==> flow/design.v <==
module alu(
	output reg[16 - 1:0] 		data_out,
	output reg 						  		valid_out,
	output reg							  		cmd_out,
	input [16 - 1:0] 			data_in,
	input 							  			valid_in,
	input 							  			cmd_in,
	output reg 									 	amm_read,
	output reg[8 - 1:0] 		amm_address,
	input [8 - 1:0] 			amm_readdata,
	input 									 			amm_waitrequest,
	input[1:0] 							 			amm_response,
	input clk,
	input rst_n
	);
	localparam ST_READ_HEAD = 3'h0, ST_READ_PAYLOAD = 3'h1, ST_DECODE = 3'h2, ST_OP_CODE = 3'h3,
	           ST_ERROR = 3'h4, ST_SEND = 3'h5, ST_SEND2 = 3'h6;
	reg[7:0] date[63:0];
	reg      is_addr[63:0];
	reg[5:0] numar_val;
	reg[5:0] i;
	reg[3:0] operatie;
	reg[2:0] state;
	reg[11:0] rez;
	reg       err;
	wire[5:0] last = numar_val - 6'd1;
	wire[7:0] cur  = date[i];
	reg[11:0] rez_next;
	reg       op_err;
	always @(*) begin
		rez_next = rez;
		op_err   = 1'b0;
		case(operatie)
			4'd0: rez_next = rez + {4'h0, cur};
			4'd1: rez_next = (i == 6'd0) ? {4'h0, cur} : (rez & {4'h0, cur});
			4'd2: rez_next = rez | {4'h0, cur};
			4'd3: rez_next = rez ^ {4'h0, cur};
			4'd4: if(numar_val == 6'd1) rez_next = {4'h0, ~cur}; else op_err = 1'b1;
			4'd5: if(numar_val == 6'd1) rez_next = {4'h0, cur} + 12'd1; else op_err = 1'b1;
			4'd6: if(numar_val == 6'd1) rez_next = {4'h0, cur} - 12'd1; else op_err = 1'b1;
			4'd7: if(numar_val == 6'd1) rez_next = {4'h0, 8'd0 - cur}; else op_err = 1'b1;
			4'd8: if(numar_val == 6'd2) rez_next = {4'h0, date[0] >> date[1]}; else op_err = 1'b1;
			4'd9: if(numar_val == 6'd2) rez_next = {4'h0, date[0] << date[1]}; else op_err = 1'b1;
			default: op_err = 1'b1;
		endcase
	end
	always @(posedge clk) begin
		if(!rst_n) begin
			state     <= ST_READ_HEAD;
			valid_out <= 1'b0;
			cmd_out   <= 1'b0;
			data_out  <= 0;
			amm_read  <= 1'b0;
			amm_address <= 0;
			i         <= 0;
			numar_val <= 0;
			operatie  <= 0;
			rez       <= 0;
			err       <= 1'b0;
		end
		else begin
			case(state)
				ST_READ_HEAD: begin
					valid_out <= 1'b0;
					cmd_out   <= 1'b0;
					i         <= 0;
					err       <= 1'b0;
					if(valid_in && cmd_in) begin
						numar_val <= data_in[5:0];
						operatie  <= data_in[11:8];
						if(data_in[5:0] == 6'd0)
							state <= ST_ERROR;
						else
							state <= ST_READ_PAYLOAD;
					end
				end
				ST_READ_PAYLOAD: begin
					if(valid_in) begin
						date[i]    <= data_in[7:0];
						is_addr[i] <= data_in[8];
						i <= i + 6'd1;
						if(i == last) begin
							i     <= 0;
							state <= ST_DECODE;
						end
					end
				end
				ST_DECODE: begin  
					if(is_addr[i]) begin
						if(!amm_read) begin
							amm_read    <= 1'b1;
							amm_address <= cur;
						end
						else if(!amm_waitrequest) begin
							amm_read <= 1'b0;
							if(amm_response != 2'b00)
								state <= ST_ERROR;
							else begin
								date[i]    <= amm_readdata;
								is_addr[i] <= 1'b0;
								i <= i + 6'd1;
								if(i == last) begin
									i     <= 0;
									rez   <= 0;
									state <= ST_OP_CODE;
								end
							end
						end
					end
					else begin
						i <= i + 6'd1;
						if(i == last) begin
							i     <= 0;
							rez   <= 0;
							state <= ST_OP_CODE;
						end
					end
				end
				ST_OP_CODE: begin  
					rez <= rez_next;
					i   <= i + 6'd1;
					if(op_err)
						state <= ST_ERROR;
					else if(i == last)
						state <= ST_SEND;
				end
				ST_ERROR: begin
					rez   <= 12'hbad;
					err   <= 1'b1;
					state <= ST_SEND;
				end
				ST_SEND: begin
					data_out  <= {11'h0, err, operatie};
					valid_out <= 1'b1;
					cmd_out   <= 1'b1;
					state     <= ST_SEND2;
				end
				ST_SEND2: begin
					data_out <= {4'h0, rez};
					cmd_out  <= 1'b0;
					state    <= ST_READ_HEAD;
				end
				default: state <= ST_READ_HEAD;
			endcase
		end
	end
endmodule
Memo
Re: synthesis data of alu

=== Reports on alu ===
Tool output for the design above before and after an edit, in the order of the flow.
"before" refers to lines of the RTL above, "after" to lines of the edited file.
"change": "after" minus "before" as printed here.
Cell names lack the library's common part.
A cell with n/a has no value.

* Design top: alu
* Clock port: clk
* Library: sky130hd
* Timing corner: tt_025C_1v80

=== The edit ===
Unified diff, file above to edited file.
The edited RTL no longer does the same as the RTL above: the edit was made by script, with no optimisation intended.

<pre>
@@ -7,5 +7,5 @@
 	input 							  			cmd_in,
 	output reg 									 	amm_read,
-	output reg[8 - 1:0] 		amm_address,
+	output reg[8 - 1:0] 		amm_address_ext,
 	input [8 - 1:0] 			amm_readdata,
 	input 									 			amm_waitrequest,
@@ -14,4 +14,6 @@
 	input rst_n
 	);
+	reg [8 - 1:0] amm_address;
+	always @(posedge clk) amm_address_ext <= amm_address;
 	localparam ST_READ_HEAD = 3'h0, ST_READ_PAYLOAD = 3'h1, ST_DECODE = 3'h2, ST_OP_CODE = 3'h3,
 	           ST_ERROR = 3'h4, ST_SEND = 3'h5, ST_SEND2 = 3'h6;
</pre>

=== Word level ===
Counts by Yosys on the flattened word-level netlist (proc, flatten, opt, wreduce; memories kept). Print and check cells are left out.
Memory sizes are those after Yosys's memory passes, which may raise the word count (mostly to a power of two), join words into wider ones and drop unused or constant bits.

{| class="wikitable"
|+ Operators by class
! what !! before !! after !! change
|-
| mux-type cells || 69 || 69 || 0
|-
| equal/unequal tests || 32 || 32 || 0
|-
| reduce/logical cells || 22 || 22 || 0
|-
| add/sub/neg operators || 6 || 6 || 0
|-
| shifts and indexed selects || 2 || 2 || 0
|-
| bitwise operators || 7 || 7 || 0
|}

{| class="wikitable"
|+ Operators with widths
! cell !! before !! after !! change
|-
| 1-bit 2-to-1 mux || 17 || 17 || 0
|-
| 12-bit 2-to-1 mux || 12 || 12 || 0
|-
| 3-bit 2-to-1 mux || 11 || 11 || 0
|-
| 6-bit 2-to-1 mux || 10 || 10 || 0
|-
| 8-bit 2-to-1 mux || 10 || 10 || 0
|-
| 3-bit inequality test with constant B || 9 || 9 || 0
|-
| 2-bit nonzero test || 5 || 5 || 0
|-
| 4-bit by 3-bit == test with 1-bit output with constant B || 4 || 4 || 0
|-
| 3-bit == test with constant B || 3 || 3 || 0
|-
| 2-bit inequality test with constant B || 3 || 3 || 0
|-
| 1-bit case mux with 2-bit select || 3 || 3 || 0
|-
| 3-bit by 2-bit == test with 1-bit output with constant B || 2 || 2 || 0
|-
| 4-bit by 2-bit == test with 1-bit output with constant B || 2 || 2 || 0
|-
| 4-bit == test with constant B || 2 || 2 || 0
|-
| 6-bit logical NOT || 2 || 2 || 0
|-
| 1-bit bitwise OR || 2 || 2 || 0
|-
| 2-bit AND reduction || 2 || 2 || 0
|-
| 2-bit OR reduction || 2 || 2 || 0
|-
| 4-bit OR reduction || 2 || 2 || 0
|-
| 12-bit by 8-bit adder with 12-bit output || 1 || 1 || 0
|-
| 6-bit by 1-bit adder with 6-bit output with constant B || 1 || 1 || 0
|-
| 8-bit by 1-bit adder with 9-bit output with constant B || 1 || 1 || 0
|-
| 12-bit by 8-bit bitwise AND with 12-bit output || 1 || 1 || 0
|-
| 3-bit by 1-bit == test with 1-bit output with constant B || 1 || 1 || 0
|-
| 4-bit by 1-bit == test with 1-bit output with constant B || 1 || 1 || 0
|-
| 6-bit by 1-bit == test with 1-bit output with constant B || 1 || 1 || 0
|-
| 6-bit by 2-bit == test with 1-bit output with constant B || 1 || 1 || 0
|-
| 6-bit == test || 1 || 1 || 0
|}

The list need not be complete.

{| class="wikitable"
|+ Storage and ports
! what !! before !! after !! change
|-
| output and inout bits || 27 || 27 || 0
|-
| register bits || 59 || 67 || +8
|-
| memory cells || 2 || 2 || 0
|-
| cells after elaboration || 151 || 152 || +1
|-
| RAM bits || 576 || 576 || 0
|-
| input bits || 31 || 31 || 0
|}

=== Depth ===
Depth = most cells in a row (Yosys ltp): at word level without a register or memory, in the mapped netlist without a sequential cell, where the memories' decode and read muxes count.

{| class="wikitable"
|+ Depth
! what !! before !! after !! change
|-
| word-level depth || 10 || 10 || 0
|-
| ABC_AREA || 0 || 0 || n/a
|-
| gate-level depth with buffers || 23 || 24 || +1
|-
| gate-level depth less buffers || 16 || 18 || +2
|}

=== After synthesis ===
Source: synth_stat.txt of the flow (Yosys; design flattened, memories mapped). It holds for the ABC_AREA given above (unset counts as 0); a run with the other value may have another netlist.

{| class="wikitable"
|+ Cell types
! cell type !! before !! after !! change
|-
| mux4_1 || 28 || 0 || -28
|-
| nand2_1 || 78 || 105 || +27
|-
| mux4_2 || 112 || 136 || +24
|-
| a22oi_1 || 5 || 25 || +20
|-
| mux2i_1 || 61 || 74 || +13
|-
| a211oi_1 || 33 || 20 || -13
|-
| o22ai_1 || 22 || 10 || -12
|-
| a21oi_1 || 80 || 70 || -10
|-
| nor2b_1 || 22 || 32 || +10
|-
| clkbuf_1 || 54 || 45 || -9
|-
| dfxtp_1 || 65 || 73 || +8
|-
| mux2_2 || 24 || 16 || -8
|-
| buf_4 || 22 || 14 || -8
|-
| nor4_1 || 10 || 4 || -6
|-
| buf_1 || 4 || 10 || +6
|-
| nand3_1 || 23 || 28 || +5
|-
| xor2_1 || 6 || 11 || +5
|-
| nand2b_1 || 21 || 17 || -4
|}

The list need not be complete.

{| class="wikitable"
|+ Synthesis totals
! what !! before !! after !! change
|-
| mapped flip-flops || 641 || 649 || +8
|-
| synthesis area (sq mm) || 0.0277028 || 0.0276853 || -0.0000175
|-
| sequential area (sq mm) || 0.0185978 || 0.018758 || +0.0001602
|-
| buffers || 108 || 99 || -9
|-
| standard cells after synthesis || 1709 || 1729 || +20
|}

=== Timing after synthesis ===
OpenSTA on the mapped netlist: ideal clock, no wires. The path of least setup slack (recovery checks aside). Input and output delay are each 20% of the period. Register names are those of the netlist, which keeps one name where synthesis merged equal registers.

{| class="wikitable"
|+ Timing path post-synthesis
! what !! before !! after !! change
|-
| kind || reg-to-reg || reg-to-reg || n/a
|-
| from || register (name not given) || register (name not given) || n/a
|-
| to || register rez[8] || memory is_addr[0] || n/a
|-
| setup slack (ns) || 0.462 || 0.539 || +0.077
|-
| arrival time (ns) || 4.422 || 3.947 || -0.475
|-
| setup time (ns) || 0.116 || 0.515 || +0.399
|-
| data required time (ns) || 4.884 || 4.485 || -0.399
|-
| period (ns) || 5.0 || 5.0 || 0.0
|-
| time at the first pin (ns) || 0.000 || 0.000 || 0.000
|-
| stages on the path || 23 || 11 || -12
|-
| delay of the path (ns) || 4.538 || 4.462 || -0.076
|-
| buffers on the path || 6 || 3 || -3
|-
| period reached after synthesis (ns) || 4.538 || 4.461 || -0.077
|}

"delay of the path" = arrival - input delay + setup time.
"stages on the path": output pins that drive a net of the path, with the launching flip-flop's if there is one; two outputs of one cell count as two.
"period reached after synthesis" is the clock period less the worst setup slack; recovery checks do not enter. This is arithmetic on one report: input and output delays are still those of the set period (20% each).
At most two assigning lines are given for a register; there are more.

On the way, post-synthesis, before:
* Cells stage by stage: dfxtp_1 > buf_6 > buf_12 > buf_12 > buf_12 > buf_6 > buf_4 > mux4_2 > a22oi_1 > nand4_1 > a211oi_4 > inv_1 > ha_1 > fa_1 > a21o_1 > a21oi_1 > o21bai_1 > a21oi_1 > o21ai_0 > xnor2_1 > nor3_1 > o21ai_0 > and3_1

{| class="wikitable"
|+ RTL lines, path post-synthesis, before
! what !! RTL line !! RTL
|-
| end, assigned || 58 || <nowiki>rez <= 0;</nowiki>
|-
| end, assigned || 120 || <nowiki>rez <= rez_next;</nowiki>
|-
| end, declared || 24 || <nowiki>reg[11:0] rez;</nowiki>
|}

before: No chain of elaborated cells between the ends is given.
Some nets on the timed path still bear RTL names; the line given drives or declares the net.

{| class="wikitable"
|+ Named nets, post-synthesis, before
! net !! RTL line !! RTL
|-
| cur[0] || 27 || <nowiki>wire[7:0] cur = date[i];</nowiki>
|}

On the way, post-synthesis, after:
* Cells stage by stage: dfxtp_1 > buf_6 > buf_6 > buf_2 > mux4_2 > nand2_1 > a21oi_1 > a211o_1 > o211ai_4 > nor3_2 > nor2b_1

{| class="wikitable"
|+ RTL lines, path post-synthesis, after
! what !! RTL line !! RTL
|-
| end, declared || 21 || <nowiki>reg is_addr[63:0];</nowiki>
|}

after: No chain of elaborated cells between the ends is given.

=== Timing after layout ===
Path of least setup slack in the final report of each run of pair 1 (OpenROAD, finished layout, wires in). Where an end is a register, its clock arrival counts in the times.

{| class="wikitable"
|+ Timing path post-layout
! what !! before !! after !! change
|-
| kind || reg-to-reg || reg-to-reg || n/a
|-
| from || register (name not given) || register (name not given) || n/a
|-
| to || register rez[9] || register rez[10] || n/a
|-
| period (ns) || 4.78 || 4.78 || 0.00
|-
| setup slack (ns) || 0.21 || 0.27 || +0.06
|-
| data required time (ns) || 5.30 || 5.33 || +0.03
|-
| time at the first pin (ns) || 0.60 || 0.62 || +0.02
|-
| arrival time (ns) || 5.09 || 5.06 || -0.03
|-
| buffers on the path || 4 || 3 || -1
|-
| setup time (ns) || 0.08 || 0.07 || -0.01
|-
| stages on the path || 19 || 22 || +3
|}

At most two assigning lines are given for a register; there are more.

On the way, post-layout, before:
* Cells stage by stage: dfxtp_4 > buf_12 > buf_12 > mux4_1 > o22ai_1 > a2111oi_0 > a41oi_1 > and3_1 > buf_4 > ha_1 > a21o_1 > a21oi_1 > o21bai_1 > a21oi_1 > o21ai_0 > a21oi_1 > buf_4 > nor3_1 > nor3b_1

{| class="wikitable"
|+ RTL lines, path post-layout, before
! what !! RTL line !! RTL
|-
| end, assigned || 58 || <nowiki>rez <= 0;</nowiki>
|-
| end, assigned || 120 || <nowiki>rez <= rez_next;</nowiki>
|-
| end, declared || 24 || <nowiki>reg[11:0] rez;</nowiki>
|}

before: No chain of elaborated cells between the ends is given.

On the way, post-layout, after:
* Cells stage by stage: dfxtp_4 > buf_12 > buf_4 > buf_12 > mux4_2 > a22oi_1 > a21oi_1 > nor3_1 > a21o_1 > inv_1 > ha_1 > fa_1 > a21oi_1 > nor2_1 > nor2_1 > o21bai_1 > a21oi_1 > o21bai_1 > a21oi_1 > nor3_1 > o31a_1 > nor3_2

{| class="wikitable"
|+ RTL lines, path post-layout, after
! what !! RTL line !! RTL
|-
| end, assigned || 60 || <nowiki>rez <= 0;</nowiki>
|-
| end, assigned || 122 || <nowiki>rez <= rez_next;</nowiki>
|-
| end, declared || 26 || <nowiki>reg[11:0] rez;</nowiki>
|}

after: No chain of elaborated cells between the ends is given.
Some nets on the timed path still bear RTL names; the line given drives or declares the net.

{| class="wikitable"
|+ Named nets, post-layout, after
! net !! RTL line !! RTL
|-
| cur[0] || 29 || <nowiki>wire[7:0] cur = date[i];</nowiki>
|}

=== Measured runs ===
Both versions went through the flow (Yosys, OpenROAD) with the same settings in each pair. Constraints: input delay and output delay 20% of the set period each, output load 0.01 pF.

Flow settings, pair 1:
* CORE_UTILIZATION: 40
* period_ns: 4.78
* CAP_MARGIN: 20
* CORE_MARGIN: 2
* SLEW_MARGIN: 20

{| class="wikitable"
|+ Final reports, pair 1
! what !! before !! after !! change
|-
| final design utilization (%) || 47.3 || 46.9 || -0.4
|-
| achieved period (ns) || 4.571 || 4.508 || -0.063
|-
| sum of negative setup slack (ns) || 0.000 || 0.000 || 0.000
|-
| die outline area (sq mm) || 0.0713771 || 0.0713344 || -0.0000427
|-
| standard-cell area after routing (sq mm) || 0.0324511 || 0.0321921 || -0.0002590
|-
| synthesized cell area (sq mm) || 0.0277028 || 0.0276853 || -0.0000175
|-
| smallest hold slack (ns) || 0.494 || 0.353 || -0.141
|-
| smallest setup slack (ns) || 0.209 || 0.272 || +0.063
|-
| power (W) || 0.011852 || 0.012286 || +0.000434
|}

Flow settings, pair 2:
* CAP_MARGIN: 5
* CORE_MARGIN: 3
* CORE_UTILIZATION: 64
* CTS_CLUSTER_DIAMETER: 269
* CTS_CLUSTER_SIZE: 71
* GPL_ROUTABILITY_DRIVEN: 1
* MIN_ROUTING_LAYER: met1
* PLACE_DENSITY_LB_ADDON: 0.14
* period_ns: 5.59
* SLEW_MARGIN: 20

{| class="wikitable"
|+ Final reports, pair 2
! what !! before !! after !! change
|-
| final design utilization (%) || 69.8 || 69.4 || -0.4
|-
| achieved period (ns) || 5.108 || 5.082 || -0.026
|-
| sum of negative setup slack (ns) || 0.000 || 0.000 || 0.000
|-
| die outline area (sq mm) || 0.0458174 || 0.0457896 || -0.0000278
|-
| standard-cell area after routing (sq mm) || 0.0295321 || 0.0293669 || -0.0001652
|-
| synthesized cell area (sq mm) || 0.0277028 || 0.0276853 || -0.0000175
|-
| smallest hold slack (ns) || 0.518 || 0.369 || -0.149
|-
| smallest setup slack (ns) || 0.482 || 0.508 || +0.026
|-
| power (W) || 0.007328 || 0.007648 || +0.000320
|}

"achieved period" is the run's clock period less its worst setup slack. It is reckoned from that one timing run; input and output delays stay at 20% of the period that was set.
"power" rests on the timing tool's default activity at the inputs, not on a simulated workload.
